==> flow/design.v <==
`timescale 1ns/1ps
module pic_buffer_v2 #(
    parameter DSIZE = 8,
    parameter IMAGE_WIDTH = 256,
    parameter IMAGE_LENGTH= 256,
    parameter BUFFER_SIZE = IMAGE_WIDTH*2+3
) (
	input               clk, 
    input               rst_n,
    input               frame_start,
    input               shift,
	input  [DSIZE-1:0]  sr_in,
    output rng_flag,
    output              sr_pixel_valid,
    output [DSIZE-1:0]  sr_pixel_0, sr_pixel_1, sr_pixel_2,
    output [DSIZE-1:0]  sr_pixel_3, sr_pixel_4, sr_pixel_5,
    output [DSIZE-1:0]  sr_pixel_6, sr_pixel_7, sr_pixel_8 
);
localparam IMAGE_SIZE           = IMAGE_WIDTH*IMAGE_LENGTH;
localparam ISIZE                = $clog2(IMAGE_SIZE+1);
localparam STARTING_OFFSET      = IMAGE_WIDTH+1;
localparam BUFFER_TOP_OFFSET    = IMAGE_WIDTH+2-1;
localparam BUFFER_BOT_OFFSET    = IMAGE_SIZE-IMAGE_WIDTH-1;
localparam WSIZE                = $clog2(IMAGE_WIDTH+1);
localparam CSIZE                = $clog2(STARTING_OFFSET);
localparam TOP_LIMIT = 2*IMAGE_WIDTH-1;
localparam BOT_LIMIT = IMAGE_SIZE-IMAGE_WIDTH-1;
reg [DSIZE-1:0] sr [BUFFER_SIZE-1:0];
reg 			sr_valid;
reg [ISIZE-1:0] image_counter;
reg [WSIZE-1:0] column_counter;
reg [CSIZE-1:0] offset_counter;
wire bottom_shift;
wire init_tag,t_tag,rm_tag,b_tag,r_tag,cm_tag,l_tag;
reg activate_rng;
assign rng_flag = activate_rng;
always @(posedge clk, negedge rst_n) begin
    if (!rst_n) begin
        activate_rng    <= 1'b0;
    end else begin
        if (offset_counter == IMAGE_WIDTH || offset_counter == IMAGE_WIDTH + 1) begin
            activate_rng <= 1'b1;
        end else if (!shift) begin
            activate_rng <= 1'b0;
        end
    end
end
always @(posedge clk, negedge rst_n) begin
    if (!rst_n) begin
        image_counter   <=  'd0;
        column_counter  <=  'd0;
        offset_counter <='d0;
        sr_valid        <= 1'b0;
    end else if (frame_start) begin
        image_counter       <=  'd0;
        offset_counter      <=  'd0;
        column_counter      <=  'd0;
        sr_valid            <= 1'b0;
    end else if ((shift) && (offset_counter <  STARTING_OFFSET)) begin
        sr_valid            <= 1'b0;
        image_counter       <=  'd0;
        column_counter      <=  'd0;
        if (offset_counter == STARTING_OFFSET-1) begin
            offset_counter  <= STARTING_OFFSET;
        end else begin
            offset_counter  <= offset_counter + 'd1;
        end
    end else if (((shift || bottom_shift) && init_tag) && (image_counter != IMAGE_SIZE)) begin
        sr_valid <= 1'b1;
        image_counter <= image_counter + 1;
        if ( column_counter == IMAGE_WIDTH) begin
            column_counter <= 'd1;
        end else begin
            column_counter <= column_counter+ 1;
        end
    end else if ((image_counter == IMAGE_SIZE)) begin
        sr_valid <= 1'b0;
        image_counter <=  'd0;
    end
end
integer n;
always @ (posedge clk)begin
    for (n = BUFFER_SIZE-1; n>0; n = n-1) begin
        sr[n] <= sr[n-1];
    end
    if (shift == 1'b1) begin
        sr[0] <= sr_in;
    end else begin
        sr[0] <= 'd0;
    end
end
assign sr_pixel_valid = sr_valid;
assign bottom_shift = sr_valid && image_counter >= IMAGE_SIZE - IMAGE_WIDTH - 1 && image_counter  <= IMAGE_SIZE;
assign init_tag = offset_counter == STARTING_OFFSET;
assign l_tag    = sr_valid && column_counter == 'd1;
assign r_tag    = sr_valid && column_counter == IMAGE_WIDTH;
assign t_tag    = sr_valid && image_counter  <= 0+IMAGE_WIDTH;
assign b_tag    = sr_valid && image_counter  >= IMAGE_SIZE - IMAGE_WIDTH + 1 && image_counter  <= IMAGE_SIZE;
assign cm_tag   = sr_valid && !(r_tag || l_tag);
assign rm_tag   = sr_valid && !(t_tag || b_tag);
assign sr_pixel_0 = 
(t_tag)?(   
        (r_tag)?    (sr[IMAGE_WIDTH * 1 + 2]):
        (cm_tag)?   (sr[IMAGE_WIDTH * 1 + 2]):
                    (sr[IMAGE_WIDTH * 1 + 1]) 
):(
(rm_tag)?(
        (r_tag)?    (sr[IMAGE_WIDTH * 2 + 2]):
        (cm_tag)?   (sr[IMAGE_WIDTH * 2 + 2]):
                    (sr[IMAGE_WIDTH * 2 + 1]) 
):(
(b_tag)?(
        (r_tag)?    (sr[IMAGE_WIDTH * 2 + 2]):
        (cm_tag)?   (sr[IMAGE_WIDTH * 2 + 2]):
                    (sr[IMAGE_WIDTH * 2 + 1]) 
):('d0)
));
assign sr_pixel_1 = 
(t_tag)?(   
        (r_tag)?    (sr[IMAGE_WIDTH * 1 + 1]):
        (cm_tag)?   (sr[IMAGE_WIDTH * 1 + 1]):
                    (sr[IMAGE_WIDTH * 1 + 1]) 
):(
(rm_tag)?(
        (r_tag)?    (sr[IMAGE_WIDTH * 2 + 1]):
        (cm_tag)?   (sr[IMAGE_WIDTH * 2 + 1]):
                    (sr[IMAGE_WIDTH * 2 + 1]) 
):(
(b_tag)?(
        (r_tag)?    (sr[IMAGE_WIDTH * 2 + 1]):
        (cm_tag)?   (sr[IMAGE_WIDTH * 2 + 1]):
                    (sr[IMAGE_WIDTH * 2 + 1]) 
):('d0)
));
assign sr_pixel_2 = 
(t_tag)?(   
        (r_tag)?    (sr[IMAGE_WIDTH * 1 + 1]):
        (cm_tag)?   (sr[IMAGE_WIDTH * 1 + 0]):
                    (sr[IMAGE_WIDTH * 1 + 0]) 
):(
(rm_tag)?(
        (r_tag)?    (sr[IMAGE_WIDTH * 2 + 1]):
        (cm_tag)?   (sr[IMAGE_WIDTH * 2 + 0]):
                    (sr[IMAGE_WIDTH * 2 + 0]) 
):(
(b_tag)?(
        (r_tag)?    (sr[IMAGE_WIDTH * 2 + 1]):
        (cm_tag)?   (sr[IMAGE_WIDTH * 2 + 0]):
                    (sr[IMAGE_WIDTH * 2 + 0]) 
):('d0)
));
assign sr_pixel_3 = 
(t_tag)?(   
        (r_tag)?    (sr[IMAGE_WIDTH * 1 + 2]):
        (cm_tag)?   (sr[IMAGE_WIDTH * 1 + 2]):
                    (sr[IMAGE_WIDTH * 1 + 1]) 
):(
(rm_tag)?(
        (r_tag)?    (sr[IMAGE_WIDTH * 1 + 2]):
        (cm_tag)?   (sr[IMAGE_WIDTH * 1 + 2]):
                    (sr[IMAGE_WIDTH * 1 + 1]) 
):(
(b_tag)?(
        (r_tag)?    (sr[IMAGE_WIDTH * 1 + 2]):
        (cm_tag)?   (sr[IMAGE_WIDTH * 1 + 2]):
                    (sr[IMAGE_WIDTH * 1 + 1]) 
):('d0)
));
assign sr_pixel_4 = sr[IMAGE_WIDTH * 1 + 1]; 
assign sr_pixel_5 = 
(t_tag)?(   
        (r_tag)?    (sr[IMAGE_WIDTH * 1 + 1]):
        (cm_tag)?   (sr[IMAGE_WIDTH * 1 + 0]):
                    (sr[IMAGE_WIDTH * 1 + 0]) 
):(
(rm_tag)?(
        (r_tag)?    (sr[IMAGE_WIDTH * 1 + 1]):
        (cm_tag)?   (sr[IMAGE_WIDTH * 1 + 0]):
                    (sr[IMAGE_WIDTH * 1 + 0]) 
):(
(b_tag)?(
        (r_tag)?    (sr[IMAGE_WIDTH * 1 + 1]):
        (cm_tag)?   (sr[IMAGE_WIDTH * 1 + 0]):
                    (sr[IMAGE_WIDTH * 1 + 0]) 
):('d0)
));
assign sr_pixel_6 = 
(t_tag)?(   
        (r_tag)?    (sr[IMAGE_WIDTH * 0 + 2]):
        (cm_tag)?   (sr[IMAGE_WIDTH * 0 + 2]):
                    (sr[IMAGE_WIDTH * 0 + 1]) 
):(
(rm_tag)?(
        (r_tag)?    (sr[IMAGE_WIDTH * 0 + 2]):
        (cm_tag)?   (sr[IMAGE_WIDTH * 0 + 2]):
                    (sr[IMAGE_WIDTH * 0 + 1]) 
):(
(b_tag)?(
        (r_tag)?    (sr[IMAGE_WIDTH * 1 + 2]):
        (cm_tag)?   (sr[IMAGE_WIDTH * 1 + 2]):
                    (sr[IMAGE_WIDTH * 1 + 1]) 
):('d0)
));
assign sr_pixel_7 = 
(t_tag)?(   
        (r_tag)?    (sr[IMAGE_WIDTH * 0 + 1]):
        (cm_tag)?   (sr[IMAGE_WIDTH * 0 + 1]):
                    (sr[IMAGE_WIDTH * 0 + 1]) 
):(
(rm_tag)?(
        (r_tag)?    (sr[IMAGE_WIDTH * 0 + 1]):
        (cm_tag)?   (sr[IMAGE_WIDTH * 0 + 1]):
                    (sr[IMAGE_WIDTH * 0 + 1]) 
):(
(b_tag)?(
        (r_tag)?    (sr[IMAGE_WIDTH * 1 + 1]):
        (cm_tag)?   (sr[IMAGE_WIDTH * 1 + 1]):
                    (sr[IMAGE_WIDTH * 1 + 1]) 
):('d0)
));
assign sr_pixel_8 = 
(t_tag)?(   
        (r_tag)?    (sr[IMAGE_WIDTH * 0 + 1]):
        (cm_tag)?   (sr[IMAGE_WIDTH * 0 + 0]):
                    (sr[IMAGE_WIDTH * 0 + 0]) 
):(
(rm_tag)?(
        (r_tag)?    (sr[IMAGE_WIDTH * 0 + 1]):
        (cm_tag)?   (sr[IMAGE_WIDTH * 0 + 0]):
                    (sr[IMAGE_WIDTH * 0 + 0]) 
):(
(b_tag)?(
        (r_tag)?    (sr[IMAGE_WIDTH * 1 + 1]):
        (cm_tag)?   (sr[IMAGE_WIDTH * 1 + 0]):
                    (sr[IMAGE_WIDTH * 1 + 0]) 
):('d0)
 ));
endmodule
**Reports on pic_buffer_v2**

What the tools print for pic_buffer_v2, step after step.
Line numbers count from 1 in the design file above.
Operators carry their Yosys type and port widths (W data, S select, Z words).
Cell names lack the library's common part.
The mark - stands for no value.

- Design top: pic_buffer_v2
- Clock port: clk
- Cell library: sky130hd
- Library corner: tt_025C_1v80

**Word-level counts**

Counts by Yosys on the flattened word-level netlist (proc, flatten, opt, wreduce). Print and check cells are left out. Cells with the same type and inputs are merged into one.

- $add $sub $neg: 3
- Magnitude comparators: 5
- Equal/unequal tests: 7
- Muxes and demuxes: 48
- Reductions and logical operators: 21

Operators with widths:

| cell | number |
|---|---|
| $mux W8 | 31 |
| $mux W17 | 4 |
| $mux W9 | 7 |
| $ge A17 B16 Y1 const B | 2 |
| $eq A9 B9 Y1 const B | 3 |
| $add A9 B1 Y9 const B | 2 |
| $add A17 B1 Y17 const B | 1 |
| $le A17 B17 Y1 const B | 1 |
| $eq A17 B17 Y1 const B | 1 |
| $ne A17 B17 Y1 const B | 1 |
| $le A17 B9 Y1 const B | 1 |
| $logic_and A1 B1 Y1 | 12 |
| $eq A9 B1 Y1 const B | 1 |
| $lt A9 B9 Y1 const B | 1 |
| $mux W1 | 6 |
| $logic_or A1 B1 Y1 | 4 |
| $reduce_bool A4 Y1 | 1 |
| $reduce_bool A3 Y1 | 1 |
| $logic_not A1 Y1 | 2 |
| $ne A2 B1 Y1 const B | 1 |
| $reduce_bool A2 Y1 | 1 |

- Register bits after elaboration: 4157
- Bits of input ports: 12
- Output and inout port bits: 74
- Word-level cells: 604

**Logic depth**

Yosys ltp: most cells in a row. Word level: on the elaborated netlist, between registers, memories and ports. Mapped: between sequential cells and ports; inverters and the memories' decode and read muxes count.

- Word-level depth: 10
- ABC_AREA: 0
- Depth in mapped cells: 9
- Gate-level depth less buffers: 7

**After synthesis**

The flow's flattened synthesis, as Yosys stat reports it; memories are mapped. The netlist is that of the ABC_AREA named above (0 if unset); the other value can give another one.
The area totals of this step are shown rounded.

- Mapped cells: 4599
- Cell area after synthesis: 86210 um^2
- Sequential area: 83400 um^2
- Flip-flop cells: 4157
- Buffers: 29

Cell types:

| cell type | number | area in all (um^2) |
|---|---|---|
| dfxtp_1 | 4120 | 8.25E+04 |
| dfrtp_1 | 37 | 925.888 |
| mux2i_1 | 33 | 330.317 |
| mux2_2 | 24 | 270.259 |
| nand2_1 | 59 | 221.462 |
| nor2_1 | 56 | 210.202 |
| o21ai_0 | 36 | 180.173 |
| xnor2_1 | 16 | 140.134 |
| nand3_1 | 25 | 125.12 |
| nor4_2 | 10 | 125.12 |
| ha_1 | 9 | 112.608 |
| nand2b_1 | 14 | 87.584 |
| inv_1 | 20 | 75.072 |
| o31ai_1 | 10 | 75.072 |
| and3_1 | 10 | 62.56 |
| clkbuf_1 | 16 | 60.058 |
| and2_1 | 9 | 56.304 |
| o21ai_1 | 11 | 55.053 |

Not listed: further types 32, cells in them 84.

**Path before layout**

OpenSTA on the mapped netlist: ideal clock, no wires. The path of least setup slack (recovery checks aside). Input and output delay are each 20% of the period. Register names are those of the netlist, which keeps one name where synthesis merged equal registers.

- Kind: register -> output
- Start point: register column_counter[4]
- End point: output port sr_pixel_2[0]
- Clock period: 4.6 ns
- Output delay: 0.920 ns
- Time at the first pin: 0.000 ns
- Arrival time: 2.109 ns
- Data required time: 3.680 ns
- Slack: 1.571 ns
- Path delay: 2.109 ns
- Driving pins on the path: 9
- Path buffers: 2
- Period reached after synthesis: 3.029 ns

"path delay" = arrival - input delay + setup time.
A path that ends at an output port has no setup time.
"driving pins on the path": output pins that drive a net of the path, with the launching flip-flop's if there is one; two outputs of one cell count as two.
"period reached after synthesis" is the clock period less the worst setup slack; recovery checks do not enter. This is arithmetic on one report: input and output delays are still those of the set period (20% each).
Between the ends stands the longest chain of elaborated cells between them, by number of cells; it is not shown to be the way that was timed. Of several equally long chains one is given.
A line is the first line of the expression or statement that the cell stems from. Yosys adds cells for indexed reads and writes and turns some case tables into memories.
A register here has more assigning lines than the two given.

- Cells stage by stage: dfrtp_1 or4_1 nor3_2 and3_1 buf_4 buf_4 mux2_2 nand2_1 o21ai_0
- Cells in the longest elaborated chain: 6
- Elaborated cells on any way between the ends: 7
- Those cells by class: eq/ne (1); mux (5); reduce/logical (1)

Ends and longest elaborated chain, post-synthesis:

| what | line | source |
|---|---|---|
| start: declaration | 31 | `reg [WSIZE-1:0] column_counter;` |
| start: assignment | 51 | `column_counter  <=  'd0;` |
| start: assignment | 74 | `column_counter <= column_counter+ 1;` |
| $eq A9 B9 Y1 | 96 | `assign r_tag    = sr_valid && column_counter == IMAGE_WIDTH;` |
| $logic_and A1 B1 Y1 | 96 |  |
| $mux W8 | 147 | `(r_tag)?    (sr[IMAGE_WIDTH * 2 + 1]):` |
| $mux W8 | 146 | `(b_tag)?(` |
| $mux W8 | 141 | `(rm_tag)?(` |
| $mux W8 | 136 | `(t_tag)?(` |
| end: declaration | 15 | `output [DSIZE-1:0]  sr_pixel_0, sr_pixel_1, sr_pixel_2,` |

**Timing after layout**

Path of least setup slack in the final report of run 1 (OpenROAD, finished layout, wires in). Where an end is a register, its clock arrival counts in the times.

- Kind: register -> output
- Start point: register image_counter[5]
- End point: output port sr_pixel_6[0]
- Clock period: 3.83 ns
- Output delay: 0.77 ns
- Time at the first pin: 0.86 ns
- Arrival time: 3.16 ns
- Data required time: 3.06 ns
- Slack: -0.09 ns
- Driving pins on the path: 10
- Path buffers: 4

Between the ends stands the longest chain of elaborated cells between them, by number of cells; it is not shown to be the way that was timed. Of several equally long chains one is given.
A register here has more assigning lines than the two given.

- Cells stage by stage: dfrtp_1 nor4_4 buf_4 nand4_4 o21a_1 o21a_4 buf_4 buf_16 o31ai_2 buf_4
- Cells in the longest elaborated chain: 8
- Elaborated cells on any way between the ends: 12
- Those cells by class: compare (3); mux (3); reduce/logical (6)

Ends and longest elaborated chain, post-layout:

| what | line | source |
|---|---|---|
| start: declaration | 30 | `reg [ISIZE-1:0] image_counter;` |
| start: assignment | 50 | `image_counter   <=  'd0;` |
| start: assignment | 70 | `image_counter <= image_counter + 1;` |
| $ge A17 B16 Y1 | 98 | `assign b_tag    = sr_valid && image_counter  >= IMAGE_SIZE - IMAGE_WIDTH + 1 && image_counter  <= IMAGE_SIZE;` |
| $logic_and A1 B1 Y1 x2 | 98 |  |
| $logic_or A1 B1 Y1 | 100 | `assign rm_tag   = sr_valid && !(t_tag \|\| b_tag);` |
| $logic_not A1 Y1 | 100 |  |
| $logic_and A1 B1 Y1 | 100 |  |
| $mux W8 | 193 | `(rm_tag)?(` |
| $mux W8 | 188 | `(t_tag)?(` |
| end: declaration | 17 | `output [DSIZE-1:0]  sr_pixel_6, sr_pixel_7, sr_pixel_8` |

FLOW RESULTS
============

Measured data: module pic_buffer_v2, platform sky130hd, 3 stored runs of the flow under differing settings, order arbitrary. Input and output delays are each 20% of the period that was set; the output load is 0.01 pF.
By "period reached" is meant the clock period of the run minus its worst setup slack. This is arithmetic on one report: input and output delays are still those of the set period (20% each).
By "time on the worst setup path" is meant the share of the clock period that the worst setup path is allowed (20% is reserved at inputs, 20% at outputs), minus its slack. Clock arrival times at its registers enter into it.
"power" rests on the timing tool's default activity at the inputs, not on a simulated workload.
Measured values are rounded.

### Run 1

==> flow/run.sh <==
#!/bin/bash
# the make line also repeats the synthesis and layout settings of config.mk as NAME=value (left out here)
make -C /OpenROAD-flow-scripts/flow DESIGN_CONFIG=/design/flow/config.mk WORK_HOME=/design/flow/orfs CLKGATE_MAP_FILE= finish
==> flow/config.mk <==
export PLATFORM = sky130hd
export DESIGN_NAME = pic_buffer_v2
export DESIGN_NICKNAME = pic_buffer_v2
export VERILOG_FILES = /design/flow/design.v
export SDC_FILE = /design/flow/constraint.sdc
export NUM_CORES = 4
export LEC_CHECK = 0
export ABC_AREA = 0
export CAP_MARGIN = 10
export CELL_PAD_IN_SITES_DETAIL_PLACEMENT = 2
export CORE_ASPECT_RATIO = 1.42
export CORE_MARGIN = 2
export CORE_UTILIZATION = 26
export CTS_CLUSTER_DIAMETER = 203
export HOLD_SLACK_MARGIN = -0.04
export MIN_ROUTING_LAYER = met2
export PLACE_DENSITY_LB_ADDON = 0.16
export SLEW_MARGIN = 40
export SYNTH_MEMORY_MAX_BITS = 16384
export TNS_END_PERCENT = 60
==> flow/constraint.sdc <==
create_clock -name core_clock -period 3.83 [get_ports {clk}]
set_input_delay 0.7660 -clock core_clock [delete_from_list [all_inputs] [get_ports {clk}]]
set_output_delay 0.7660 -clock core_clock [all_outputs]
set_load 0.01 [all_outputs]

Results of run 1:
- Synthesized cell area: 86210 um^2
- Time on the worst setup path: 3.16 ns
- Type of the worst setup path: register -> output
- Power: 81.95 mW
- Setup total negative slack: -1.065 ns
- Post-route utilization: 32.1%
- Std-cell area (final layout): 106200 um^2
- Period reached: 3.922 ns
- Lowest setup slack: -0.092 ns
- Worst hold slack after layout: 0.287 ns
- Die outline area: 336300 um^2

### Run 2

==> flow/run.sh <==
#!/bin/bash
# the make line also repeats the synthesis and layout settings of config.mk as NAME=value (left out here)
make -C /OpenROAD-flow-scripts/flow DESIGN_CONFIG=/design/flow/config.mk WORK_HOME=/design/flow/orfs CLKGATE_MAP_FILE= finish
==> flow/config.mk <==
export PLATFORM = sky130hd
export DESIGN_NAME = pic_buffer_v2
export DESIGN_NICKNAME = pic_buffer_v2
export VERILOG_FILES = /design/flow/design.v
export SDC_FILE = /design/flow/constraint.sdc
export NUM_CORES = 4
export LEC_CHECK = 0
export CAP_MARGIN = 20
export CELL_PAD_IN_SITES_GLOBAL_PLACEMENT = 3
export CORE_MARGIN = 2
export CORE_UTILIZATION = 50
export GPL_ROUTABILITY_DRIVEN = 0
export GPL_TIMING_DRIVEN = 0
export HOLD_SLACK_MARGIN = 0.22
export MAX_ROUTING_LAYER = met5
export PLACE_DENSITY_LB_ADDON = 0.22
export SLEW_MARGIN = 20
export SYNTH_MEMORY_MAX_BITS = 16384
export TNS_END_PERCENT = 45
==> flow/constraint.sdc <==
create_clock -name core_clock -period 4.6 [get_ports {clk}]
set_input_delay 0.9200 -clock core_clock [delete_from_list [all_inputs] [get_ports {clk}]]
set_output_delay 0.9200 -clock core_clock [all_outputs]
set_load 0.01 [all_outputs]

Results of run 2:
- Setup total negative slack: 0.000 ns
- Std-cell area (final layout): 103100 um^2
- Die outline area: 175800 um^2
- Lowest setup slack: 0.157 ns
- Worst hold slack after layout: 0.283 ns
- Synthesized cell area: 86210 um^2
- Power: 66.84 mW
- Period reached: 4.443 ns
- Time on the worst setup path: 3.52 ns
- Type of the worst setup path: register -> output
- Post-route utilization: 60.1%

### Run 3

==> flow/run.sh <==
#!/bin/bash
# the make line also repeats the synthesis and layout settings of config.mk as NAME=value (left out here)
make -C /OpenROAD-flow-scripts/flow DESIGN_CONFIG=/design/flow/config.mk WORK_HOME=/design/flow/orfs CLKGATE_MAP_FILE= finish
==> flow/config.mk <==
export PLATFORM = sky130hd
export DESIGN_NAME = pic_buffer_v2
export DESIGN_NICKNAME = pic_buffer_v2
export VERILOG_FILES = /design/flow/design.v
export SDC_FILE = /design/flow/constraint.sdc
export NUM_CORES = 4
export LEC_CHECK = 0
export CAP_MARGIN = 20
export CELL_PAD_IN_SITES_DETAIL_PLACEMENT = 1
export CELL_PAD_IN_SITES_GLOBAL_PLACEMENT = 3
export CORE_ASPECT_RATIO = 1.63
export CORE_MARGIN = 2
export CORE_UTILIZATION = 50
export GPL_ROUTABILITY_DRIVEN = 0
export GPL_TIMING_DRIVEN = 0
export HOLD_SLACK_MARGIN = 0.22
export MAX_ROUTING_LAYER = met5
export PLACE_DENSITY_LB_ADDON = 0.03
export SETUP_SLACK_MARGIN = 0.91
export SLEW_MARGIN = 20
export SYNTH_MEMORY_MAX_BITS = 16384
export TNS_END_PERCENT = 100
==> flow/constraint.sdc <==
create_clock -name core_clock -period 4.6 [get_ports {clk}]
set_input_delay 0.9200 -clock core_clock [delete_from_list [all_inputs] [get_ports {clk}]]
set_output_delay 0.9200 -clock core_clock [all_outputs]
set_load 0.01 [all_outputs]

Results of run 3:
- Std-cell area (final layout): 102100 um^2
- Worst hold slack after layout: 0.304 ns
- Lowest setup slack: 0.574 ns
- Die outline area: 175900 um^2
- Period reached: 4.026 ns
- Time on the worst setup path: 3.11 ns
- Type of the worst setup path: register -> output
- Synthesized cell area: 86210 um^2
- Setup total negative slack: 0.000 ns
- Power: 64.52 mW
- Post-route utilization: 59.6%
